==> flow/design.v <==
module alu_top(clk, a, b, op, out, carry_out, over_flow, zero);
input clk;
input [31:0] a, b;
input [2:0] op;
output reg [31:0] out;
output reg carry_out, over_flow, zero;
reg [31:0] a_r, b_r;
reg [2:0] op_r;
wire [31:0] alu_out;
wire alu_carry_out, alu_over_flow, alu_zero;
ALU alu_core(a_r, b_r, op_r, alu_out, alu_carry_out, alu_over_flow, alu_zero);
always @(posedge clk) begin
	a_r <= a;
	b_r <= b;
	op_r <= op;
	out <= alu_out;
	carry_out <= alu_carry_out;
	over_flow <= alu_over_flow;
	zero <= alu_zero;
end
endmodule

module xorgate(a, b, out);
output[31:0] out;
input wire[31:0] a, b;
generate  
genvar index;
for (index = 0; index<32; index = index + 1)
	begin: xorgen
		xor xor1(out[index], a[index], b[index]);
	end
endgenerate
endmodule
module andgate(a, b, out);
output[31:0] out;
input[31:0] a, b;
generate  
genvar index;
for (index = 0; index<32; index = index + 1)
	begin: andgen
		and and1(out[index], a[index], b[index]);  
	end
endgenerate
endmodule
module orgate(a, b, out);
output[31:0] out;
input[31:0] a, b;
generate  
genvar index;
for (index = 0; index<32; index = index + 1)
	begin: orgen
		or or1(out[index], a[index], b[index]);
	end
endgenerate
endmodule
module adder(sum, carryout, a, b, carryin);
output sum, carryout;
input a, b, carryin;
xor sumbit(sum, a, b, carryin);
and bc(b_c, b, carryin);
and ac(a_c, a, carryin);
and ab(a_b, a, b);
or cout(carryout, b_c, a_c, a_b);
endmodule
module adder32Bit(addo, carryout, over_flow, A, B, carry_in);
output[31:0] addo;  
output carryout;  
output over_flow;  
input[31:0] A;  
input[31:0] B;  
input carry_in;
wire[31:0] carry_oarray;
adder adder_init (addo[0], carry_oarray[0], A[0], B[0], carry_in);
adder adder1 (addo[1], carry_oarray[1], A[1], B[1], carry_oarray[0]);
generate  
genvar index;
for (index = 2; index<32; index = index + 1)
	begin: add32b
	adder addergen (addo[index], carry_oarray[index], A[index], B[index], carry_oarray[index-1]);
	end
endgenerate
assign carryout = carry_oarray[31];
wire abxor, abcoutxor;
xor xor1(abxor, A[31], B[31]);
xor xor2(abcoutxor, carryout, abxor);
xor xor3(over_flow, addo[31], abcoutxor);
endmodule 
module slt(sum, overflow, slto);
input[31:0] sum;
input overflow;
output slto;
xor slt_xor(slto, sum[31], overflow);
endmodule
module structuralMultiplexer(out, mux_command, ando, oro, xoro, addo, slto);
output[31:0] out;
input[2:0] mux_command;  
input[31:0] ando;  
input[31:0] oro;  
input[31:0] xoro;  
input[31:0] addo;  
input slto;  
wire[2:0] inv_command;
wire[31:0] enableand, enableor, enablexor, enableadd;  
wire enableslt;  
not notCommand0(inv_command[0], mux_command[0]);  
not notCommand1(inv_command[1], mux_command[1]);
not notCommand2(inv_command[2], mux_command[2]);
and slt_and(enableslt, slto, inv_command[2], mux_command[1], inv_command[0]);
generate
genvar index;
for (index = 0; index<32; index = index + 1)
	begin: muxgen 
		and ando_and(enableand[index], ando[index], inv_command[2], mux_command[1], mux_command[0]);  
		and oro_and(enableor[index], oro[index], mux_command[2], inv_command[1], inv_command[0]);  
		and xoro_and(enablexor[index], xoro[index], inv_command[2], inv_command[1], mux_command[0]);  
		and addo_and(enableadd[index], addo[index], inv_command[2], inv_command[1], inv_command[0]);  
		or or1(out[index], enableand[index],  enableor[index], enablexor[index], enableadd[index], enableslt);  
	end
endgenerate
endmodule
module LUT(mux_command, a_inv, b_inv, carry_in, allow_overflow, addr);
output reg[2:0] mux_command;
output reg a_inv;
output reg b_inv;
output reg carry_in;
output reg allow_overflow;
input[2:0] addr;
always @ (addr) begin
	case(addr)
	3'd0: begin mux_command = 3'b000; a_inv = 0; b_inv = 0; carry_in = 0; allow_overflow = 1; end  
	3'd1: begin mux_command = 3'b000; a_inv = 0; b_inv = 1; carry_in = 1; allow_overflow = 1; end  
	3'd2: begin mux_command = 3'b001; a_inv = 0; b_inv = 0; carry_in = 0; allow_overflow = 1; end  
	3'd3: begin mux_command = 3'b010; a_inv = 0; b_inv = 1; carry_in = 1; allow_overflow = 0; end  
	3'd4: begin mux_command = 3'b011; a_inv = 0; b_inv = 0; carry_in = 0; allow_overflow = 1; end  
	3'd6: begin mux_command = 3'b011; a_inv = 1; b_inv = 1; carry_in = 0; allow_overflow = 1; end  
	3'd7: begin mux_command = 3'b100; a_inv = 0; b_inv = 0; carry_in = 0; allow_overflow = 1; end  
	3'd5: begin mux_command = 3'b100; a_inv = 1; b_inv = 1; carry_in = 0; allow_overflow = 1; end  
default: $display("Please check inputs");
endcase
end
endmodule
module ALU(a, b, addr, out, carry_out, over_flow, zero);
input[31:0] a, b;
input[2:0] addr;  
output[31:0] out;
output carry_out, over_flow, zero;
wire carry_in, b_inv;  
wire a_inv, allow_overflow;  
wire[2:0] mux_command;
wire[31:0] A, B;  
wire[31:0] addo, xoro, ando, oro;
wire slto;
LUT lookuptable(mux_command, a_inv, b_inv, carry_in, allow_overflow, addr);
generate
genvar index;
for (index = 0; index<32; index = index + 1)
	begin: abinv_gen
		xor a_invgen(A[index], a[index], a_inv);  
		xor b_invgen(B[index], b[index], b_inv);  
	end
endgenerate
andgate and_gate(A, B, ando);  
orgate or_gate(A, B, oro);  
xorgate xor_gate(A, B, xoro);  
adder32Bit add_gate(addo, carry_out, over_flow, A, B, carry_in);  
slt slt_gate(addo, over_flow, slto);
and allowoverflow_and(overflow, over_flow, allow_overflow);
structuralMultiplexer mux_structure(out, mux_command, ando, oro, xoro, addo, slto);
wire[31:0] equal;
generate  
genvar index1;
for (index1 = 0; index1 <32; index1 = index1+1)begin
                nor nor1(equal[index1], out[index1], 0);
end
endgenerate
and and1(zero, equal[0], equal[1], equal[2], equal[3],equal[4],equal[5],equal[6],equal[7],equal[8],equal[9],equal[10],equal[11],equal[12],equal[13],equal[14],equal[15],equal[16],equal[17],equal[18],equal[19],equal[20],equal[21],equal[22],equal[23],equal[24],equal[25],equal[26],equal[27],equal[28],equal[29],equal[30],equal[31]);
endmodule
==> reports on alu_top <==
From RTL to reports: alu_top
Tool output for the design above before and after an edit, in the order of the flow.
"orig" refers to lines of the RTL above, "edited" to lines of the edited file.
"delta": "edited" minus "orig" as printed here. "change_rel_pct": 100 x difference / "orig".
Library cell names are shortened.
{"block": "design", "design": "alu_top", "clock": "clk", "lib": "sky130hd", "pvt_corner": "tt_025C_1v80"}

The edit
The edit as a unified diff against the file above.
The edited RTL no longer does the same as the RTL above: the edit was made by script, with no optimisation intended.
begin of diff
@@ -5,5 +5,5 @@
 output reg [31:0] out;
 output reg carry_out, over_flow, zero;
-reg [31:0] a_r, b_r;
+reg [30:0] a_r, b_r;
 reg [2:0] op_r;
 wire [31:0] alu_out;
@@ -20,5 +20,4 @@
 end
 endmodule
-
 module xorgate(a, b, out);
 output[31:0] out;
end of diff

After elaboration
Yosys after proc, flatten, opt, wreduce and memory -nomap, before mapping. Enables and synchronous resets that opt folds into registers are not counted as muxes. Memory bits, and registers merged into a memory's read port (data or address), are not among the register bits. Print and check cells are not counted. Equal cells are merged and count once.
Yosys's memory passes give these memory sizes; they may raise the number of words (mostly to a power of two), join words into wider ones and drop unused or constant bits.
{"block": "word_totals", "element": "clocked_rd_ports_x_width", "orig": 7, "edited": 7, "delta": 0, "change_rel_pct": 0.00}
{"block": "word_totals", "element": "in_bits", "orig": 68, "edited": 68, "delta": 0, "change_rel_pct": 0.00}
{"block": "word_totals", "element": "n_memories", "orig": 1, "edited": 1, "delta": 0, "change_rel_pct": 0.00}
{"block": "word_totals", "element": "register_bits", "orig": 99, "edited": 97, "delta": -2, "change_rel_pct": -2.02}
{"block": "word_totals", "element": "output_inout_bits", "orig": 35, "edited": 35, "delta": 0, "change_rel_pct": 0.00}
{"block": "word_totals", "element": "ramBits", "orig": 0, "edited": 0, "delta": 0}
{"block": "word_totals", "element": "latch_bits", "orig": 0, "edited": 0, "delta": 0}
{"block": "word_totals", "element": "wordCells", "orig": 911, "edited": 909, "delta": -2, "change_rel_pct": -0.22}
{"block": "word_totals", "element": "mem_bits_ro", "orig": 56, "edited": 56, "delta": 0, "change_rel_pct": 0.00}
{"block": "mem_list", "element": "memory_list", "orig": "8x7 r1 w0", "edited": "8x7 r1 w0"}
{"block": "op_classes", "element": "equal", "orig": 0, "edited": 0, "delta": 0}
{"block": "op_classes", "element": "mux", "orig": 0, "edited": 0, "delta": 0}
{"block": "op_classes", "element": "add_sub_neg", "orig": 0, "edited": 0, "delta": 0}
{"block": "op_classes", "element": "n_div", "orig": 0, "edited": 0, "delta": 0}
{"block": "op_classes", "element": "logic", "orig": 904, "edited": 902, "delta": -2, "change_rel_pct": -0.22}
{"block": "op_classes", "element": "mul", "orig": 0, "edited": 0, "delta": 0}
{"block": "op_classes", "element": "reduce_logical", "orig": 0, "edited": 0, "delta": 0}
{"block": "op_classes", "element": "compare", "orig": 0, "edited": 0, "delta": 0}
{"block": "op_classes", "element": "n_shift", "orig": 0, "edited": 0, "delta": 0}
{"block": "ops", "op": "bitwise XOR 1 bit", "orig": 131, "edited": 129, "delta": -2, "change_rel_pct": -1.53}
{"block": "ops", "op": "AND 1 bit", "orig": 514, "edited": 514, "delta": 0, "change_rel_pct": 0.00}
{"block": "ops", "op": "bitwise OR 1 bit", "orig": 224, "edited": 224, "delta": 0, "change_rel_pct": 0.00}
{"block": "ops", "op": "NOT 1 bit", "orig": 35, "edited": 35, "delta": 0, "change_rel_pct": 0.00}

Depth
Yosys ltp: most cells in a row. Word level: on the elaborated netlist, between registers, memories and ports. Mapped: between sequential cells and ports; inverters and the memories' decode and read muxes count.
{"block": "depth", "element": "depth_word", "orig": 136, "edited": 136, "delta": 0, "change_rel_pct": 0.00}
{"block": "depth", "element": "abc_area", "orig": "0", "edited": "0"}
{"block": "depth", "element": "ltp_mapped", "orig": 45, "edited": 46, "delta": 1, "change_rel_pct": 2.22}
{"block": "depth", "element": "depth_no_buf", "orig": 42, "edited": 42, "delta": 0, "change_rel_pct": 0.00}

After synthesis
Source: synth_stat.txt of the flow (Yosys; design flattened, memories mapped). It holds for the ABC_AREA given above (unset counts as 0); a run with the other value may have another netlist.
{"block": "by_type", "type": "nand2_1", "orig": 55, "edited": 34, "delta": -21, "change_rel_pct": -38.18}
{"block": "by_type", "type": "a21oi_1", "orig": 6, "edited": 24, "delta": 18, "change_rel_pct": 300.00}
{"block": "by_type", "type": "o21ai_0", "orig": 45, "edited": 29, "delta": -16, "change_rel_pct": -35.56}
{"block": "by_type", "type": "nor2_1", "orig": 32, "edited": 17, "delta": -15, "change_rel_pct": -46.88}
{"block": "by_type", "type": "mux2i_1", "orig": 2, "edited": 12, "delta": 10, "change_rel_pct": 500.00}
{"block": "by_type", "type": "a222oi_1", "orig": 7, "edited": 0, "delta": -7, "change_rel_pct": -100.00}
{"block": "by_type", "type": "nor2b_1", "orig": 5, "edited": 12, "delta": 7, "change_rel_pct": 140.00}
{"block": "by_type", "type": "mux2_2", "orig": 6, "edited": 0, "delta": -6, "change_rel_pct": -100.00}
{"block": "by_type", "type": "o22a_1", "orig": 2, "edited": 8, "delta": 6, "change_rel_pct": 300.00}
{"block": "by_type", "type": "a21o_1", "orig": 1, "edited": 6, "delta": 5, "change_rel_pct": 500.00}
{"block": "by_type", "type": "o22ai_1", "orig": 1, "edited": 6, "delta": 5, "change_rel_pct": 500.00}
{"block": "by_type", "type": "inv_1", "orig": 78, "edited": 74, "delta": -4, "change_rel_pct": -5.13}
{"block": "by_type", "type": "clkbuf_1", "orig": 17, "edited": 13, "delta": -4, "change_rel_pct": -23.53}
{"block": "by_type", "type": "mux4_2", "orig": 5, "edited": 1, "delta": -4, "change_rel_pct": -80.00}
{"block": "by_type", "type": "and2_0", "orig": 0, "edited": 4, "delta": 4}
{"block": "by_type", "type": "nand3b_1", "orig": 0, "edited": 4, "delta": 4}
{"block": "by_type", "type": "o221ai_1", "orig": 0, "edited": 4, "delta": 4}
{"block": "by_type", "type": "a22oi_1", "orig": 8, "edited": 5, "delta": -3, "change_rel_pct": -37.50}
Not every row of either side is listed.
{"block": "synth_totals", "element": "sequential_area_um2", "orig": 2102.0, "edited": 2062.0, "delta": -40.0, "change_rel_pct": -1.90}
{"block": "synth_totals", "element": "buffers", "orig": 38, "edited": 33, "delta": -5, "change_rel_pct": -13.16}
{"block": "synth_totals", "element": "stdcells", "orig": 641, "edited": 612, "delta": -29, "change_rel_pct": -4.52}
{"block": "synth_totals", "element": "mapped_area_um2", "orig": 6168.4, "edited": 6023.3, "delta": -145.1, "change_rel_pct": -2.35}
{"block": "synth_totals", "element": "flip_flops", "orig": 105, "edited": 103, "delta": -2, "change_rel_pct": -1.90}
By module: a second synthesis without flattening, with its own total; a netlist apart from the flattened one above.
{"block": "unflattened", "element": "hier_cells", "orig": 534, "edited": 533, "delta": -1, "change_rel_pct": -0.19}
{"block": "unflattened", "element": "area_unflattened_um2", "orig": 5755.5, "edited": 5719.2, "delta": -36.3, "change_rel_pct": -0.63}
Rows give one instance, submodules left out.
{"block": "by_module_orig", "mod": "alu_top", "cells": 102, "area_um2": 2042.0, "mod_seq_area_um2": 2042.0, "instances": 1}
{"block": "by_module_orig", "mod": "structuralMultiplexer", "cells": 203, "area_um2": 1476.4, "mod_seq_area_um2": 0.0, "instances": 1}
{"block": "by_module_orig", "mod": "ALU", "cells": 83, "area_um2": 775.7, "mod_seq_area_um2": 0.0, "instances": 1}
{"block": "by_module_orig", "mod": "adder", "cells": 1, "area_um2": 20.0, "mod_seq_area_um2": 0.0, "instances": 32}
{"block": "by_module_orig", "mod": "xorgate", "cells": 32, "area_um2": 280.3, "mod_seq_area_um2": 0.0, "instances": 1}
{"block": "by_module_orig", "mod": "andgate", "cells": 32, "area_um2": 200.2, "mod_seq_area_um2": 0.0, "instances": 1}
{"block": "by_module_orig", "mod": "orgate", "cells": 32, "area_um2": 200.2, "mod_seq_area_um2": 0.0, "instances": 1}
{"block": "by_module_orig", "mod": "LUT", "cells": 14, "area_um2": 105.1, "mod_seq_area_um2": 0.0, "instances": 1}
{"block": "by_module_orig", "mod": "adder32Bit", "cells": 3, "area_um2": 26.3, "mod_seq_area_um2": 0.0, "instances": 1}
{"block": "by_module_orig", "mod": "slt", "cells": 1, "area_um2": 8.8, "mod_seq_area_um2": 0.0, "instances": 1}
{"block": "by_module_edited", "mod": "alu_top", "cells": 101, "area_um2": 2005.7, "mod_seq_area_um2": 2001.9, "instances": 1}
{"block": "by_module_edited", "mod": "structuralMultiplexer", "cells": 203, "area_um2": 1476.4, "mod_seq_area_um2": 0.0, "instances": 1}
{"block": "by_module_edited", "mod": "ALU", "cells": 83, "area_um2": 775.7, "mod_seq_area_um2": 0.0, "instances": 1}
{"block": "by_module_edited", "mod": "adder", "cells": 1, "area_um2": 20.0, "mod_seq_area_um2": 0.0, "instances": 32}
{"block": "by_module_edited", "mod": "xorgate", "cells": 32, "area_um2": 280.3, "mod_seq_area_um2": 0.0, "instances": 1}
{"block": "by_module_edited", "mod": "andgate", "cells": 32, "area_um2": 200.2, "mod_seq_area_um2": 0.0, "instances": 1}
{"block": "by_module_edited", "mod": "orgate", "cells": 32, "area_um2": 200.2, "mod_seq_area_um2": 0.0, "instances": 1}
{"block": "by_module_edited", "mod": "LUT", "cells": 14, "area_um2": 105.1, "mod_seq_area_um2": 0.0, "instances": 1}
{"block": "by_module_edited", "mod": "adder32Bit", "cells": 3, "area_um2": 26.3, "mod_seq_area_um2": 0.0, "instances": 1}
{"block": "by_module_edited", "mod": "slt", "cells": 1, "area_um2": 8.8, "mod_seq_area_um2": 0.0, "instances": 1}

Worst setup path after synthesis
Source: OpenSTA report_checks on the synthesized netlist (no wires, ideal clock, input and output delay 20% of the period each), path of least setup slack; recovery checks are left aside. Register names are those of the netlist, which keeps one name where synthesis merged equal registers.
{"block": "synth_path", "element": "kind", "orig": "register to register", "edited": "register to register"}
{"block": "synth_path", "element": "start", "orig": "register (name not given)", "edited": "register (name not given)"}
{"block": "synth_path", "element": "end", "orig": "register zero", "edited": "register zero"}
{"block": "synth_path", "element": "arrival_time_ps", "orig": 15795, "edited": 16516, "delta": 721, "change_rel_pct": 4.56}
{"block": "synth_path", "element": "path_buffers", "orig": 2, "edited": 3, "delta": 1, "change_rel_pct": 50.00}
{"block": "synth_path", "element": "period_ps", "orig": 14500, "edited": 14500, "delta": 0, "change_rel_pct": 0.00}
{"block": "synth_path", "element": "setup_slack_ps", "orig": -1356, "edited": -2103, "delta": -747}
{"block": "synth_path", "element": "setup_time_ps", "orig": 61, "edited": 88, "delta": 27}
{"block": "synth_path", "element": "t_first_pin_ps", "orig": 0, "edited": 0, "delta": 0}
{"block": "synth_path", "element": "required_time_ps", "orig": 14439, "edited": 14412, "delta": -27, "change_rel_pct": -0.19}
{"block": "synth_path", "element": "path_stages", "orig": 44, "edited": 45, "delta": 1, "change_rel_pct": 2.27}
{"block": "synth_path", "element": "path_delay_ps", "orig": 15856, "edited": 16604, "delta": 748, "change_rel_pct": 4.72}
{"block": "synth_path", "element": "period_less_setup_slack_ps", "orig": 15856, "edited": 16603, "delta": 747, "change_rel_pct": 4.71}
"path_delay_ps" = arrival - input delay + setup time.
"path_stages" counts driving pins, that of a launching flip-flop among them; a cell with two outputs on the path counts twice.
"period_less_setup_slack_ps" is the clock period less the worst setup slack; recovery checks do not enter. This is arithmetic on one report: input and output delays are still those of the set period (20% each).
The rows between start and end are the longest chain of elaborated cells between them; the timing report does not say that the signal goes this way. Where chains are equally long, one stands for them.
Each line given opens the expression or statement behind the cell; cells for indexed reads and writes are added by Yosys, which also makes memories of some case tables.
{"block": "synth_between_orig", "cell_sequence": "dfxtp_1 clkbuf_1 buf_1 xor2_1 inv_1 fa_1 fa_1 fa_1 fa_1 fa_1 fa_1 fa_1 fa_1 fa_1 fa_1 fa_1 fa_1 fa_1 [8 not listed] fa_1 fa_1 fa_1 fa_1 fa_1 fa_1 fa_1 fa_1 fa_1 inv_1 fa_1 inv_1 fa_1 mux4_2 o21ai_0 nand4_1 a2111o_1 and4bb_1", "elab_chain_len": 136, "cone_cells": 868, "classes_between": "logic: 868"}
{"block": "synth_lines_orig", "element": "bitwise XOR 1 bit"}
{"block": "synth_lines_orig", "element": "AND 1 bit"}
{"block": "synth_lines_orig", "element": "bitwise OR 1 bit x2"}
{"block": "synth_lines_orig", "element": "AND 1 bit"}
{"block": "synth_lines_orig", "element": "bitwise OR 1 bit x2"}
{"block": "synth_lines_orig", "element": "AND 1 bit"}
{"block": "synth_lines_orig", "element": "bitwise OR 1 bit x2"}
{"block": "synth_lines_orig", "element": "[84 not listed]"}
{"block": "synth_lines_orig", "element": "AND 1 bit"}
{"block": "synth_lines_orig", "element": "bitwise OR 1 bit x2"}
{"block": "synth_lines_orig", "element": "bitwise XOR 1 bit x3"}
{"block": "synth_lines_orig", "element": "AND 1 bit x3"}
{"block": "synth_lines_orig", "element": "bitwise OR 1 bit"}
{"block": "synth_lines_orig", "element": "NOT 1 bit"}
{"block": "synth_lines_orig", "element": "AND 1 bit x31"}
{"block": "synth_lines_orig", "element": "end, declared", "line_no": 6, "source": "output reg carry_out, over_flow, zero;"}
{"block": "synth_between_edited", "cell_sequence": "dfxtp_1 clkbuf_1 buf_1 xor2_1 inv_1 fa_1 fa_1 fa_1 fa_1 fa_1 fa_1 fa_1 fa_1 fa_1 fa_1 fa_1 fa_1 fa_1 [9 not listed] fa_1 fa_1 fa_1 fa_1 fa_1 fa_1 fa_1 fa_1 inv_1 fa_1 inv_1 fa_1 buf_2 mux4_2 a2111oi_2 a41oi_1 or4_1 nor4_2", "elab_chain_len": 136, "cone_cells": 867, "classes_between": "logic: 867"}
{"block": "synth_lines_edited", "element": "bitwise XOR 1 bit"}
{"block": "synth_lines_edited", "element": "AND 1 bit"}
{"block": "synth_lines_edited", "element": "bitwise OR 1 bit x2"}
{"block": "synth_lines_edited", "element": "AND 1 bit"}
{"block": "synth_lines_edited", "element": "bitwise OR 1 bit x2"}
{"block": "synth_lines_edited", "element": "AND 1 bit"}
{"block": "synth_lines_edited", "element": "bitwise OR 1 bit x2"}
{"block": "synth_lines_edited", "element": "[84 not listed]"}
{"block": "synth_lines_edited", "element": "AND 1 bit"}
{"block": "synth_lines_edited", "element": "bitwise OR 1 bit x2"}
{"block": "synth_lines_edited", "element": "bitwise XOR 1 bit x3"}
{"block": "synth_lines_edited", "element": "AND 1 bit x3"}
{"block": "synth_lines_edited", "element": "bitwise OR 1 bit"}
{"block": "synth_lines_edited", "element": "NOT 1 bit"}
{"block": "synth_lines_edited", "element": "AND 1 bit x31"}
{"block": "synth_lines_edited", "element": "end, declared", "line_no": 6, "source": "output reg carry_out, over_flow, zero;"}

Timing after layout
Path of least setup slack in the final report of the runs of pair A (OpenROAD, finished layout, wires in). Where an end is a register, its clock arrival counts in the times.
The report prints the path's times to 10 ps; the period is as set.
{"block": "layout_path", "element": "kind", "orig": "register to register", "edited": "register to register"}
{"block": "layout_path", "element": "start", "orig": "register (name not given)", "edited": "register (name not given)"}
{"block": "layout_path", "element": "end", "orig": "register zero", "edited": "register zero"}
{"block": "layout_path", "element": "period_ps", "orig": 14200, "edited": 14200, "delta": 0, "change_rel_pct": 0.00}
{"block": "layout_path", "element": "path_stages", "orig": 43, "edited": 43, "delta": 0, "change_rel_pct": 0.00}
{"block": "layout_path", "element": "arrival_time_ps", "orig": 14110, "edited": 14520, "delta": 410, "change_rel_pct": 2.91}
{"block": "layout_path", "element": "path_buffers", "orig": 1, "edited": 0, "delta": -1, "change_rel_pct": -100.00}
{"block": "layout_path", "element": "setup_slack_ps", "orig": 390, "edited": -50, "delta": -440}
{"block": "layout_path", "element": "required_time_ps", "orig": 14490, "edited": 14470, "delta": -20, "change_rel_pct": -0.14}
{"block": "layout_path", "element": "setup_time_ps", "orig": 60, "edited": 80, "delta": 20}
{"block": "layout_path", "element": "t_first_pin_ps", "orig": 350, "edited": 360, "delta": 10, "change_rel_pct": 2.86}
The rows between start and end are the longest chain of elaborated cells between them; the timing report does not say that the signal goes this way. Where chains are equally long, one stands for them.
{"block": "layout_between_orig", "cell_sequence": "dfxtp_2 xor2_2 inv_2 fa_2 fa_2 fa_2 fa_2 fa_2 fa_2 fa_2 fa_2 fa_2 fa_2 fa_2 fa_2 fa_2 fa_2 fa_2 [7 not listed] fa_2 fa_2 fa_2 fa_2 fa_2 fa_2 fa_2 fa_1 inv_1 fa_2 inv_1 fa_2 buf_4 mux4_2 nor2_2 nand3_1 o41ai_2 and4bb_1", "elab_chain_len": 136, "cone_cells": 868, "classes_between": "logic: 868"}
{"block": "layout_lines_orig", "element": "bitwise XOR 1 bit"}
{"block": "layout_lines_orig", "element": "AND 1 bit"}
{"block": "layout_lines_orig", "element": "bitwise OR 1 bit x2"}
{"block": "layout_lines_orig", "element": "AND 1 bit"}
{"block": "layout_lines_orig", "element": "bitwise OR 1 bit x2"}
{"block": "layout_lines_orig", "element": "AND 1 bit"}
{"block": "layout_lines_orig", "element": "bitwise OR 1 bit x2"}
{"block": "layout_lines_orig", "element": "[84 not listed]"}
{"block": "layout_lines_orig", "element": "AND 1 bit"}
{"block": "layout_lines_orig", "element": "bitwise OR 1 bit x2"}
{"block": "layout_lines_orig", "element": "bitwise XOR 1 bit x3"}
{"block": "layout_lines_orig", "element": "AND 1 bit x3"}
{"block": "layout_lines_orig", "element": "bitwise OR 1 bit"}
{"block": "layout_lines_orig", "element": "NOT 1 bit"}
{"block": "layout_lines_orig", "element": "AND 1 bit x31"}
{"block": "layout_lines_orig", "element": "end, declared", "line_no": 6, "source": "output reg carry_out, over_flow, zero;"}
{"block": "layout_between_edited", "cell_sequence": "dfxtp_4 xor2_2 inv_2 fa_2 fa_2 fa_2 fa_2 fa_2 fa_2 fa_2 fa_2 fa_2 fa_2 fa_2 fa_2 fa_2 fa_2 fa_2 [7 not listed] fa_2 fa_2 fa_2 fa_2 fa_2 fa_2 fa_2 fa_2 inv_2 fa_2 inv_2 fa_2 inv_2 o211a_1 a2111oi_4 a41oi_2 or4_4 nor4_2", "elab_chain_len": 136, "cone_cells": 867, "classes_between": "logic: 867"}
{"block": "layout_lines_edited", "element": "bitwise XOR 1 bit"}
{"block": "layout_lines_edited", "element": "AND 1 bit"}
{"block": "layout_lines_edited", "element": "bitwise OR 1 bit x2"}
{"block": "layout_lines_edited", "element": "AND 1 bit"}
{"block": "layout_lines_edited", "element": "bitwise OR 1 bit x2"}
{"block": "layout_lines_edited", "element": "AND 1 bit"}
{"block": "layout_lines_edited", "element": "bitwise OR 1 bit x2"}
{"block": "layout_lines_edited", "element": "[84 not listed]"}
{"block": "layout_lines_edited", "element": "AND 1 bit"}
{"block": "layout_lines_edited", "element": "bitwise OR 1 bit x2"}
{"block": "layout_lines_edited", "element": "bitwise XOR 1 bit x3"}
{"block": "layout_lines_edited", "element": "AND 1 bit x3"}
{"block": "layout_lines_edited", "element": "bitwise OR 1 bit"}
{"block": "layout_lines_edited", "element": "NOT 1 bit"}
{"block": "layout_lines_edited", "element": "AND 1 bit x31"}
{"block": "layout_lines_edited", "element": "end, declared", "line_no": 6, "source": "output reg carry_out, over_flow, zero;"}

Measured runs
Both versions went through the flow (Yosys, OpenROAD) with the same settings in each pair. Constraints: input delay and output delay 20% of the set period each, output load 0.01 pF.
{"block": "settings_pair_A", "CORE_UTILIZATION": 40, "period_ns": 14.2, "CAP_MARGIN": 20, "CORE_MARGIN": 2, "SLEW_MARGIN": 20}
{"block": "measured_pair_A", "element": "yosys.chip_area_um2", "orig": 6168.4, "edited": 6023.3, "delta": -145.1, "change_rel_pct": -2.35}
{"block": "measured_pair_A", "element": "achieved_clock_period_ps", "orig": 13813, "edited": 14248, "delta": 435, "change_rel_pct": 3.15}
{"block": "measured_pair_A", "element": "die_area_um2", "orig": 16430.1, "edited": 16055.4, "delta": -374.7, "change_rel_pct": -2.28}
{"block": "measured_pair_A", "element": "fin_tns_ps", "orig": 0, "edited": -48, "delta": -48}
{"block": "measured_pair_A", "element": "fin_util_pct", "orig": 52.5, "edited": 54.1, "delta": 1.6}
{"block": "measured_pair_A", "element": "ws_hold_ps", "orig": 887, "edited": 849, "delta": -38}
{"block": "measured_pair_A", "element": "worst_setup_slack_ps", "orig": 387, "edited": -48, "delta": -435}
{"block": "settings_pair_B", "CAP_MARGIN": 35, "CELL_PAD_IN_SITES_GLOBAL_PLACEMENT": 1, "CORE_MARGIN": 10, "CORE_UTILIZATION": 48, "MAX_ROUTING_LAYER": "met5", "MIN_ROUTING_LAYER": "met1", "PLACE_DENSITY_LB_ADDON": 0.01, "SLEW_MARGIN": 10, "TNS_END_PERCENT": 20, "period_ns": 9.9}
{"block": "measured_pair_B", "element": "yosys.chip_area_um2", "orig": 6168.4, "edited": 6023.3, "delta": -145.1, "change_rel_pct": -2.35}
{"block": "measured_pair_B", "element": "achieved_clock_period_ps", "orig": 13476, "edited": 13652, "delta": 176, "change_rel_pct": 1.31}
{"block": "measured_pair_B", "element": "die_area_um2", "orig": 17784.9, "edited": 17429.3, "delta": -355.6, "change_rel_pct": -2.00}
{"block": "measured_pair_B", "element": "fin_tns_ps", "orig": -107976, "edited": -103260, "delta": 4716}
{"block": "measured_pair_B", "element": "fin_util_pct", "orig": 66.3, "edited": 68.4, "delta": 2.1}
{"block": "measured_pair_B", "element": "ws_hold_ps", "orig": 884, "edited": 834, "delta": -50}
{"block": "measured_pair_B", "element": "worst_setup_slack_ps", "orig": -3576, "edited": -3752, "delta": -176}
"achieved_clock_period_ps" = clock period - worst setup slack. The figure is calculated, with input and output delays left at 20% of the set period.
